==> flow/design.v <==
module DCT(input clk,
           input signed[11:0]a0,a1,a2,a3,a4,a5,a6,a7,
           output reg signed[11:0]b0,b1,b2,b3,b4,b5,b6,b7);
  wire [11:0] c1 = 12'b011111011000;
  wire [11:0] c2 = 12'b011101100100;
  wire [11:0] c3 = 12'b011010100110;
  wire [11:0] c4 = 12'b010110101000;
  wire [11:0] c5 = 12'b010001110001;
  wire [11:0] c6 = 12'b001100001111;
  wire [11:0] c7 = 12'b000110001111;
  wire signed [11:0] f07,f0_7,f16,f1_6,f25,f2_5,f34,f3_4;
  wire signed [11:0] f0734,f07_34,f1625,f16_25;
  wire signed [11:0] sum,diff;
  wire signed [11:0] x0,x1,x2,x3,x4,x5,x6,x7;
  wire signed[23:0]m8,m9,m10,m11,m12,m13,m14,m15,m16,m17,m18,m19,m20,m21,m22,m23,m24,m25,m26,m27;
  wire signed [23:0] m0,m1,m2,m3,m4,m5,m6,m7;
  reg [11:0] r0[7:0],r1[7:0],r2[7:0],r3[7:0],r4[7:0],r5[7:0],r6[7:0],r7 [7:0];
  wire [2:0] count = 0;
  add_sub B1(f07,f0_7,a0,a7);
  add_sub B2(f16,f1_6,a1,a6);
  add_sub B3(f25,f2_5,a2,a5);
  add_sub B4(f34,f3_4,a3,a4);
  add_sub B5(f0734,f07_34,f07,f34);
  add_sub B6(f1625,f16_25,f16,f25);
  add_sub B7(sum,diff,f0734,f1625);
  multiplier M1(m0,sum,c4);
  multiplier M2(m4,diff,c4);
  multiplier M3(m8,f07_34,c2);
  multiplier M4(m9,f16_25,c6);
  assign m2 = m8+m9;
  multiplier M5(m10,f07_34,c6);
  multiplier M6(m11,f16_25,c2);
  assign m6 = m10-m11;
  multiplier M7(m12,f0_7,c1);
  multiplier M8(m13,f0_7,c3);
  multiplier M9(m14,f0_7,c5);
  multiplier M10(m15,f0_7,c7);
  multiplier M11(m16,f1_6,c1);
  multiplier M12(m17,f1_6,c3);
  multiplier M13(m18,f1_6,c5);
  multiplier M14(m19,f1_6,c7);
  multiplier M15(m20,f2_5,c1);
  multiplier M16(m21,f2_5,c3);
  multiplier M17(m22,f2_5,c5);
  multiplier M18(m23,f2_5,c7);
  multiplier M19(m24,f3_4,c1);
  multiplier M20(m25,f3_4,c3);
  multiplier M21(m26,f3_4,c5);
  multiplier M22(m27,f3_4,c7);
  assign m1 = m12+m17+m22+m27;
  assign m3 = m13-m19-m20-m26;
  assign m5 = m14-m16+m23+m25;
  assign m7 = m15-m18+m21-m24;
  assign x0 = m0>>12;
  assign x1 = m1>>12;
  assign x2 = m2>>12;
  assign x3 = m3>>12;  
  assign x4 = m4>>12;
  assign x5 = m5>>12;
  assign x6 = m6>>12;
  assign x7 = m7>>12;
  always @(posedge clk)begin
    {b0,b1,b2,b3,b4,b5,b6,b7} <= {x0,x1,x2,x3,x4,x5,x6,x7};
  end
endmodule
module add_sub(
  output reg [11:0] sum,diff,                                           
  input [11:0] x,y                                                      
    );
always @(x or y)
begin
  sum=x+y;
  diff=x-y;
end
endmodule
module multiplier(
  output reg [23:0]out,
  input signed[11:0] x,y
);
  always @(x,y)begin
    out = x*y;
  end
endmodule
module block_mem(input clk,reset,wr,
		 input [11:0] in1,in2,in3,in4,in5,in6,in7,in8,
                 output reg [11:0] out0,out1,out2,out3,out4,out5,out6,out7
		);
  reg [11:0] mem_block[63:0];
reg [2:0] x,y;
  always@(posedge clk)
begin
	if(reset)
	begin
		x=0;
		y=0;
	end
	else if(wr==1)
	begin
      mem_block[(x*8)+0]<= in1;
      mem_block[(x*8)+1]<= in2;
      mem_block[(x*8)+2]<= in3;
      mem_block[(x*8)+3]<= in4;
      mem_block[(x*8)+4]<= in5;
      mem_block[(x*8)+5]<= in6;
      mem_block[(x*8)+6]<= in7;
      mem_block[(x*8)+7]<= in8;
		x<=x+1;
	end
  else if(wr==1'b0)
	begin
		out0 <=mem_block[y];
      out1 <=mem_block[8+y];
      out2 <=mem_block[16+y];
      out3 <=mem_block[24+y];
      out4 <=mem_block[32+y];
      out5 <=mem_block[40+y];
      out6 <=mem_block[48+y];
      out7 <=mem_block[56+y];
		y<= y+1;
	end
end
endmodule
module Full_DCT(input clk,wr_1,wr_2,reset,
           input [11:0]a0,a1,a2,a3,a4,a5,a6,a7,
           output signed[11:0]b0,b1,b2,b3,b4,b5,b6,b7);
  wire [11:0] r0,r1,r2,r3,r4,r5,r6,r7;
  DCT uut(clk,a0,a1,a2,a3,a4,a5,a6,a7,r0,r1,r2,r3,r4,r5,r6,r7);
  reg [11:0] R0,R1,R2,R3,R4,R5,R6,R7;
  wire [11:0] m10,m11,m12,m13,m14,m15,m16,m17;
  wire [11:0] m20,m21,m22,m23,m24,m25,m26,m27;
  reg dwr_1,dwr_2;
  always @(posedge clk)begin
    dwr_1 <= wr_1;
  end
  block_mem M1(clk,reset,dwr_1,
               r0,r1,r2,r3,r4,r5,r6,r7,
		       m10,m11,m12,m13,m14,m15,m16,m17
		      );
  always @(*) begin
    case(dwr_1)
      1'b0 : begin
            R0 = m10;
            R1 = m11;
            R2 = m12;
            R3 = m13;
            R4 = m14;
            R5 = m15;
            R6 = m16;
            R7 = m17;
      end
      default :begin
            R0 = 0;
            R1 = 0;
            R2 = 0;
            R3 = 0;
            R4 = 0;
            R5 = 0;
            R6 = 0;
            R7 = 0;
      end
      endcase
  end
  DCT uut1(clk,R0,R1,R2,R3,R4,R5,R6,R7,b0,b1,b2,b3,b4,b5,b6,b7);
endmodule
* Tool chain data of Full_DCT
Each step is given for the RTL above and for the edited RTL. "before" refers to lines of the RTL above, "after" to lines of the edited file. "change" is "after" less "before", of the values as shown; "relative change" is that difference over "before", in percent. Operators carry their Yosys type and port widths (W data, S select, Z words). Library cell names are shortened. A cell with n/a has no value.
Design: design top Full_DCT, clock clk, cell library sky130hd, timing corner tt_025C_1v80

* Diff
Unified diff, file above to edited file. The edit is scripted: it alters the design's behaviour and was not made to optimise anything.
begin of diff
@@ -130,7 +130,5 @@
   wire [11:0] m20,m21,m22,m23,m24,m25,m26,m27;
   reg dwr_1,dwr_2;
-  always @(posedge clk)begin
-    dwr_1 <= wr_1;
-  end
+  always @(*) dwr_1 = wr_1;
   block_mem M1(clk,reset,dwr_1,
                r0,r1,r2,r3,r4,r5,r6,r7,
end of diff

* Elaborated design
Counts by Yosys on the flattened word-level netlist (proc, flatten, opt, wreduce; memories kept). Register bits leave out memories and registers merged into their read ports (data or address); mux counts leave out enables and synchronous resets folded into registers. Print and check cells are left out. Cells with the same type and inputs are merged into one. Yosys's memory passes give these memory sizes; they may raise the number of words (mostly to a power of two), join words into wider ones and drop unused or constant bits.
Word-level totals:
- register bits after elaboration | before 199, after 198, change -1, relative change -0.50%
- memory bits (writable) | before 768, after 768, change 0, relative change 0.00%
- word width x clocked read ports | before 96, after 96, change 0, relative change 0.00%
- memory cells | before 1, after 1, change 0, relative change 0.00%
- input port bits | before 100, after 100, change 0, relative change 0.00%
- output and inout port bits | before 96, after 96, change 0, relative change 0.00%
- word-level cells | before 181, after 180, change -1, relative change -0.55%
Memories:
- shape (words x width / read and write ports) | before M1.mem_block 64x12 r8 w8, after M1.mem_block 64x12 r8 w8
Operators by class:
- add/subtract/negate cells | before 72, after 72, change 0, relative change 0.00%
- $mul | before 44, after 44, change 0, relative change 0.00%
- mux-type cells | before 42, after 42, change 0, relative change 0.00%
- bitwise logic cells | before 2, after 2, change 0, relative change 0.00%
- reductions and logical operators | before 1, after 1, change 0, relative change 0.00%
Operators with widths:
- $mux W12 | before 24, after 24, change 0, relative change 0.00%
- $mux W6 | before 16, after 16, change 0, relative change 0.00%
- $add A12 B12 Y12 | before 14, after 14, change 0, relative change 0.00%
- $add A24 B24 Y24 | before 14, after 14, change 0, relative change 0.00%
- $sub A12 B12 Y12 | before 14, after 14, change 0, relative change 0.00%
- $sub A24 B24 Y24 | before 14, after 14, change 0, relative change 0.00%
- $mul A12 B10 Y22 const B | before 12, after 12, change 0, relative change 0.00%
- $mul A12 B11 Y23 const B | before 12, after 12, change 0, relative change 0.00%
- $mul A12 B9 Y21 const B | before 12, after 12, change 0, relative change 0.00%
- $mul A12 B12 Y24 const B | before 8, after 8, change 0, relative change 0.00%
- $add A6 B3 Y6 const A | before 4, after 4, change 0, relative change 0.00%
- $add A6 B3 Y6 const B | before 4, after 4, change 0, relative change 0.00%
- $add A3 B1 Y3 const B | before 2, after 2, change 0, relative change 0.00%
- $add A5 B3 Y6 const A | before 2, after 2, change 0, relative change 0.00%
- $add A6 B2 Y6 const B | before 2, after 2, change 0, relative change 0.00%
- $mux W1 | before 2, after 2, change 0, relative change 0.00%
- $not A1 Y1 | before 2, after 2, change 0, relative change 0.00%
- $add A4 B3 Y5 const A | before 1, after 1, change 0, relative change 0.00%
- $add A6 B1 Y6 const B | before 1, after 1, change 0, relative change 0.00%
- $reduce_and A2 Y1 | before 1, after 1, change 0, relative change 0.00%

* Longest topological paths
Depth = most cells in a row (Yosys ltp): at word level without a register or memory, in the mapped netlist without a sequential cell, where the memories' decode and read muxes count.
Depth:
- depth in word-level cells | before 6, after 6, change 0, relative change 0.00%
- ABC_AREA | before 0, after 0
- depth in mapped cells | before 51, after 53, change +2, relative change +3.92%
- mapped depth without buffers | before 50, after 51, change +1, relative change +2.00%

* Synthesis result
The flow's flattened synthesis, as Yosys stat reports it; memories are mapped. The netlist is that of the ABC_AREA named above (0 if unset); the other value can give another one.
Cell types:
- o21ai_0 | before 362, after 261, change -101, relative change -27.90%
- o21ai_1 | before 1, after 48, change +47, relative change +4700.00%
- a21oi_1 | before 604, after 642, change +38, relative change +6.29%
- nand2_1 | before 326, after 301, change -25, relative change -7.67%
- o41ai_1 | before 50, after 29, change -21, relative change -42.00%
- nand2b_1 | before 165, after 146, change -19, relative change -11.52%
- o21bai_1 | before 159, after 178, change +19, relative change +11.95%
- clkbuf_1 | before 79, after 98, change +19, relative change +24.05%
- nor2_1 | before 642, after 624, change -18, relative change -2.80%
- a211oi_1 | before 53, after 35, change -18, relative change -33.96%
- nor3_1 | before 202, after 185, change -17, relative change -8.42%
- mux2_2 | before 104, after 120, change +16, relative change +15.38%
- or3_1 | before 38, after 54, change +16, relative change +42.11%
- o31a_1 | before 27, after 12, change -15, relative change -55.56%
- o21a_1 | before 126, after 139, change +13, relative change +10.32%
- nand3_1 | before 115, after 102, change -13, relative change -11.30%
- o211ai_1 | before 29, after 16, change -13, relative change -44.83%
- o2111ai_1 | before 25, after 12, change -13, relative change -52.00%
The list need not be complete.
Mapped netlist:
- mapped cells | before 15278, after 15139, change -139, relative change -0.91%
- mapped area (µm²) | before 160975.6, after 160197.4, change -778.2, relative change -0.48%
- area of sequential cells (µm²) | before 29928.7, after 29908.7, change -20.0, relative change -0.07%
- flip-flops | before 1063, after 1062, change -1, relative change -0.09%
- buffer cells | before 114, after 123, change +9, relative change +7.89%
By module: a second synthesis without flattening, with its own total; a netlist apart from the flattened one above.
Second synthesis, totals:
- cell total of the unflattened synthesis | before 33684, after 33683, change -1, relative change 0.00%
- area (unflattened synthesis) (µm²) | before 311533.8, after 311513.8, change -20.0, relative change -0.01%
Rows give one instance, submodules left out.
Modules, before:
- multiplier | times used 44, cells 620, area 5427.7 µm²
- block_mem | times used 1, cells 1245, area 32015.7 µm²
- DCT | times used 2, cells 1385, area 12012.8 µm²
- add_sub | times used 14, cells 163, area 1141.1 µm²
- Full_DCT | times used 1, cells 107, area 698.2 µm²
Modules, after:
- multiplier | times used 44, cells 620, area 5427.7 µm²
- block_mem | times used 1, cells 1245, area 32015.7 µm²
- DCT | times used 2, cells 1385, area 12012.8 µm²
- add_sub | times used 14, cells 163, area 1141.1 µm²
- Full_DCT | times used 1, cells 106, area 678.2 µm²

* Timing after synthesis
OpenSTA on the mapped netlist: ideal clock, no wires. The path of least setup slack (recovery checks aside). Input and output delay are each 20% of the period. Register names are those of the netlist, which keeps one name where synthesis merged equal registers.
Timing path after synthesis:
- path kind | before input-to-reg, after input-to-reg
- start | before input port a6[2], after input port wr_1
- end | before register uut.b3[11], after register uut1.b3[11]
- period (ns) | before 15.0, after 15.0, change 0.0, relative change 0.00%
- setup time (ns) | before 0.121, after 0.120, change -0.001
- time at the first pin (ns) | before 3.000, after 3.000, change 0.000, relative change 0.00%
- arrival (ns) | before 14.478, after 15.729, change +1.251, relative change +8.64%
- required time (ns) | before 14.879, after 14.880, change +0.001, relative change +0.01%
- path slack (ns) | before 0.402, after -0.849, change -1.251
- delay of the path (ns) | before 11.599, after 12.849, change +1.250, relative change +10.78%
- stages on the path | before 47, after 46, change -1, relative change -2.13%
- path buffers | before 3, after 3, change 0, relative change 0.00%
- synthesis period reached (ns) | before 14.598, after 15.849, change +1.251, relative change +8.57%
"delay of the path" = arrival - input delay + setup time. "stages on the path" counts driving pins, that of a launching flip-flop among them; a cell with two outputs on the path counts twice. "synthesis period reached" is the clock period less the worst setup slack; recovery checks do not enter. This is arithmetic on one report: input and output delays are still those of the set period (20% each). The rows between start and end are the longest chain of elaborated cells between them; the timing report does not say that the signal goes this way. Where chains are equally long, one stands for them. A line is the first line of the expression or statement that the cell stems from. Yosys adds cells for indexed reads and writes and turns some case tables into memories.
On the way, after synthesis, before: cell sequence inv_1 > ha_1 > buf_2 > o21a_1 > o31a_1 > or4_1 > a311o_1 > a21oi_1 > o21bai_1 > xnor2_1 > inv_1 > buf_2 > buf_1 > ha_1 > inv_1 > ha_1 > inv_1 > ha_1 > (+11 left out) > ha_1 > inv_1 > fa_1 > fa_1 > inv_1 > fa_1 > fa_1 > inv_1 > fa_1 > ha_1 > a21oi_1 > inv_1 > a31oi_1 > a21oi_1 > a211oi_1 > xnor2_1 > xnor2_1 > xnor2_1, length of the longest elaborated chain 5, elaborated cells on any way between the ends 5, source lines of those cells 3
RTL lines, path after synthesis, before:
- start, declared | RTL line 124 | input [11:0]a0,a1,a2,a3,a4,a5,a6,a7,
- $sub A12 B12 Y12 | RTL line 73 | diff=x-y;
- $mul A12 B10 Y22 | RTL line 81 | out = x*y;
- $sub A24 B24 Y24 (3 in a row) | RTL line 51 | assign m3 = m13-m19-m20-m26;
- end, declared | RTL line 3 | output reg signed[11:0]b0,b1,b2,b3,b4,b5,b6,b7);
On the way, after synthesis, after: cell sequence clkbuf_1 > clkbuf_1 > buf_1 > nor2b_1 > ha_1 > o21ai_1 > a21oi_1 > o211a_1 > nor4_1 > o21bai_1 > xnor2_1 > ha_1 > ha_1 > fa_1 > fa_1 > inv_1 > fa_1 > inv_1 > (+10 left out) > inv_1 > fa_1 > fa_1 > fa_1 > inv_1 > fa_1 > ha_1 > o21ai_0 > nand2b_1 > a21oi_1 > nand2b_1 > a21oi_1 > a31oi_1 > a211oi_1 > xnor2_1 > xnor2_1 > xnor3_1 > xnor2_1, length of the longest elaborated chain 6, elaborated cells on any way between the ends 19, source lines of those cells 4
RTL lines, path after synthesis, after:
- start, declared | RTL line 123 | module Full_DCT(input clk,wr_1,wr_2,reset,
- $mux W12 | RTL line 138 | case(dwr_1)
- $sub A12 B12 Y12 | RTL line 73 | diff=x-y;
- $mul A12 B10 Y22 | RTL line 81 | out = x*y;
- $sub A24 B24 Y24 (3 in a row) | RTL line 51 | assign m3 = m13-m19-m20-m26;
- end, declared | RTL line 3 | output reg signed[11:0]b0,b1,b2,b3,b4,b5,b6,b7);

* Timing after layout
Path of least setup slack in the final report of the runs of pair 1 (OpenROAD, finished layout, wires in). Where an end is a register, its clock arrival counts in the times.
Timing path after layout:
- path kind | before input-to-reg, after input-to-reg
- start | before input port a4[0], after input port a6[0]
- end | before register uut.b1[11], after register uut.b3[11]
- period (ns) | before 14.5, after 14.5, change 0.0, relative change 0.00%
- setup time (ns) | before 0.08, after 0.07, change -0.01
- time at the first pin (ns) | before 2.90, after 2.90, change 0.00, relative change 0.00%
- arrival (ns) | before 14.67, after 14.60, change -0.07, relative change -0.48%
- required time (ns) | before 15.10, after 15.11, change +0.01, relative change +0.07%
- path slack (ns) | before 0.43, after 0.50, change +0.07
- stages on the path | before 45, after 54, change +9, relative change +20.00%
- path buffers | before 4, after 5, change +1, relative change +25.00%
The rows between start and end are the longest chain of elaborated cells between them; the timing report does not say that the signal goes this way. Where chains are equally long, one stands for them.
On the way, after layout, before: cell sequence clkdlybuf4s50_1 > ha_1 > inv_1 > fa_1 > a21o_1 > a21oi_1 > o21bai_1 > a21oi_1 > o21bai_1 > a21oi_1 > xnor2_1 > buf_12 > inv_1 > buf_4 > fa_1 > inv_1 > ha_1 > fa_1 > (+9 left out) > fa_1 > inv_1 > fa_1 > fa_1 > inv_1 > fa_1 > inv_1 > ha_1 > o21ai_0 > a21oi_1 > o211a_1 > a31o_2 > nor4_1 > o41ai_1 > buf_4 > xnor2_1 > xnor2_1 > xnor2_1, length of the longest elaborated chain 3, elaborated cells on any way between the ends 3, source lines of those cells 3
RTL lines, path after layout, before:
- start, declared | RTL line 124 | input [11:0]a0,a1,a2,a3,a4,a5,a6,a7,
- $sub A12 B12 Y12 | RTL line 73 | diff=x-y;
- $mul A12 B10 Y22 | RTL line 81 | out = x*y;
- $add A24 B24 Y24 | RTL line 50 | assign m1 = m12+m17+m22+m27;
- end, declared | RTL line 3 | output reg signed[11:0]b0,b1,b2,b3,b4,b5,b6,b7);
On the way, after layout, after: cell sequence clkdlybuf4s50_1 > ha_1 > inv_1 > fa_1 > a21o_1 > a21oi_2 > o21bai_1 > a21oi_2 > o21ai_0 > a21oi_2 > xnor2_2 > buf_12 > inv_1 > fa_1 > inv_1 > ha_1 > inv_1 > fa_1 > (+18 left out) > fa_1 > inv_1 > fa_1 > inv_1 > ha_1 > a21o_1 > a221oi_1 > buf_4 > a31oi_2 > o21ai_1 > a21oi_1 > o31a_1 > o41ai_2 > buf_4 > xnor2_1 > xnor2_1 > xnor2_1 > xnor2_1, length of the longest elaborated chain 5, elaborated cells on any way between the ends 5, source lines of those cells 3
RTL lines, path after layout, after:
- start, declared | RTL line 124 | input [11:0]a0,a1,a2,a3,a4,a5,a6,a7,
- $sub A12 B12 Y12 | RTL line 73 | diff=x-y;
- $mul A12 B10 Y22 | RTL line 81 | out = x*y;
- $sub A24 B24 Y24 (3 in a row) | RTL line 51 | assign m3 = m13-m19-m20-m26;
- end, declared | RTL line 3 | output reg signed[11:0]b0,b1,b2,b3,b4,b5,b6,b7);

* Layout results
Both versions went through the flow (Yosys, OpenROAD) with the same settings in each pair. Constraints: input delay and output delay 20% of the set period each, output load 0.01 pF.
Flow settings, pair 1: period_ns 14.5, CAP_MARGIN 20, CORE_MARGIN 2, CORE_UTILIZATION 40, SLEW_MARGIN 20
Measured results, pair 1:
- post-synthesis cell area (µm²) | before 160975.6, after 160197.4, change -778.2, relative change -0.48%
- die footprint (µm²) | before 407529.0, after 405572.0, change -1957.0, relative change -0.48%
- utilization after layout (%) | before 44.4, after 45.7, change +1.3
- setup slack of the critical path (ns) | before 0.429, after 0.505, change +0.076
- period achieved (ns) | before 14.071, after 13.995, change -0.076, relative change -0.54%
Flow settings, pair 2: CORE_ASPECT_RATIO 1.65, CORE_UTILIZATION 32, CTS_CLUSTER_SIZE 87, GPL_TIMING_DRIVEN 1, PLACE_DENSITY_LB_ADDON 0.15, SETUP_SLACK_MARGIN -0.67, SLEW_MARGIN 30, period_ns 25.5, CAP_MARGIN 20, CORE_MARGIN 2
Measured results, pair 2:
- post-synthesis cell area (µm²) | before 160975.6, after 160197.4, change -778.2, relative change -0.48%
- die footprint (µm²) | before 508915.0, after 506470.0, change -2445.0, relative change -0.48%
- utilization after layout (%) | before 35.3, after 35.4, change +0.1
- setup slack of the critical path (ns) | before 7.453, after 7.298, change -0.155
- period achieved (ns) | before 18.047, after 18.202, change +0.155, relative change +0.86%
"period achieved" is the run's clock period less its worst setup slack. It is reckoned from that one timing run; input and output delays stay at 20% of the period that was set.
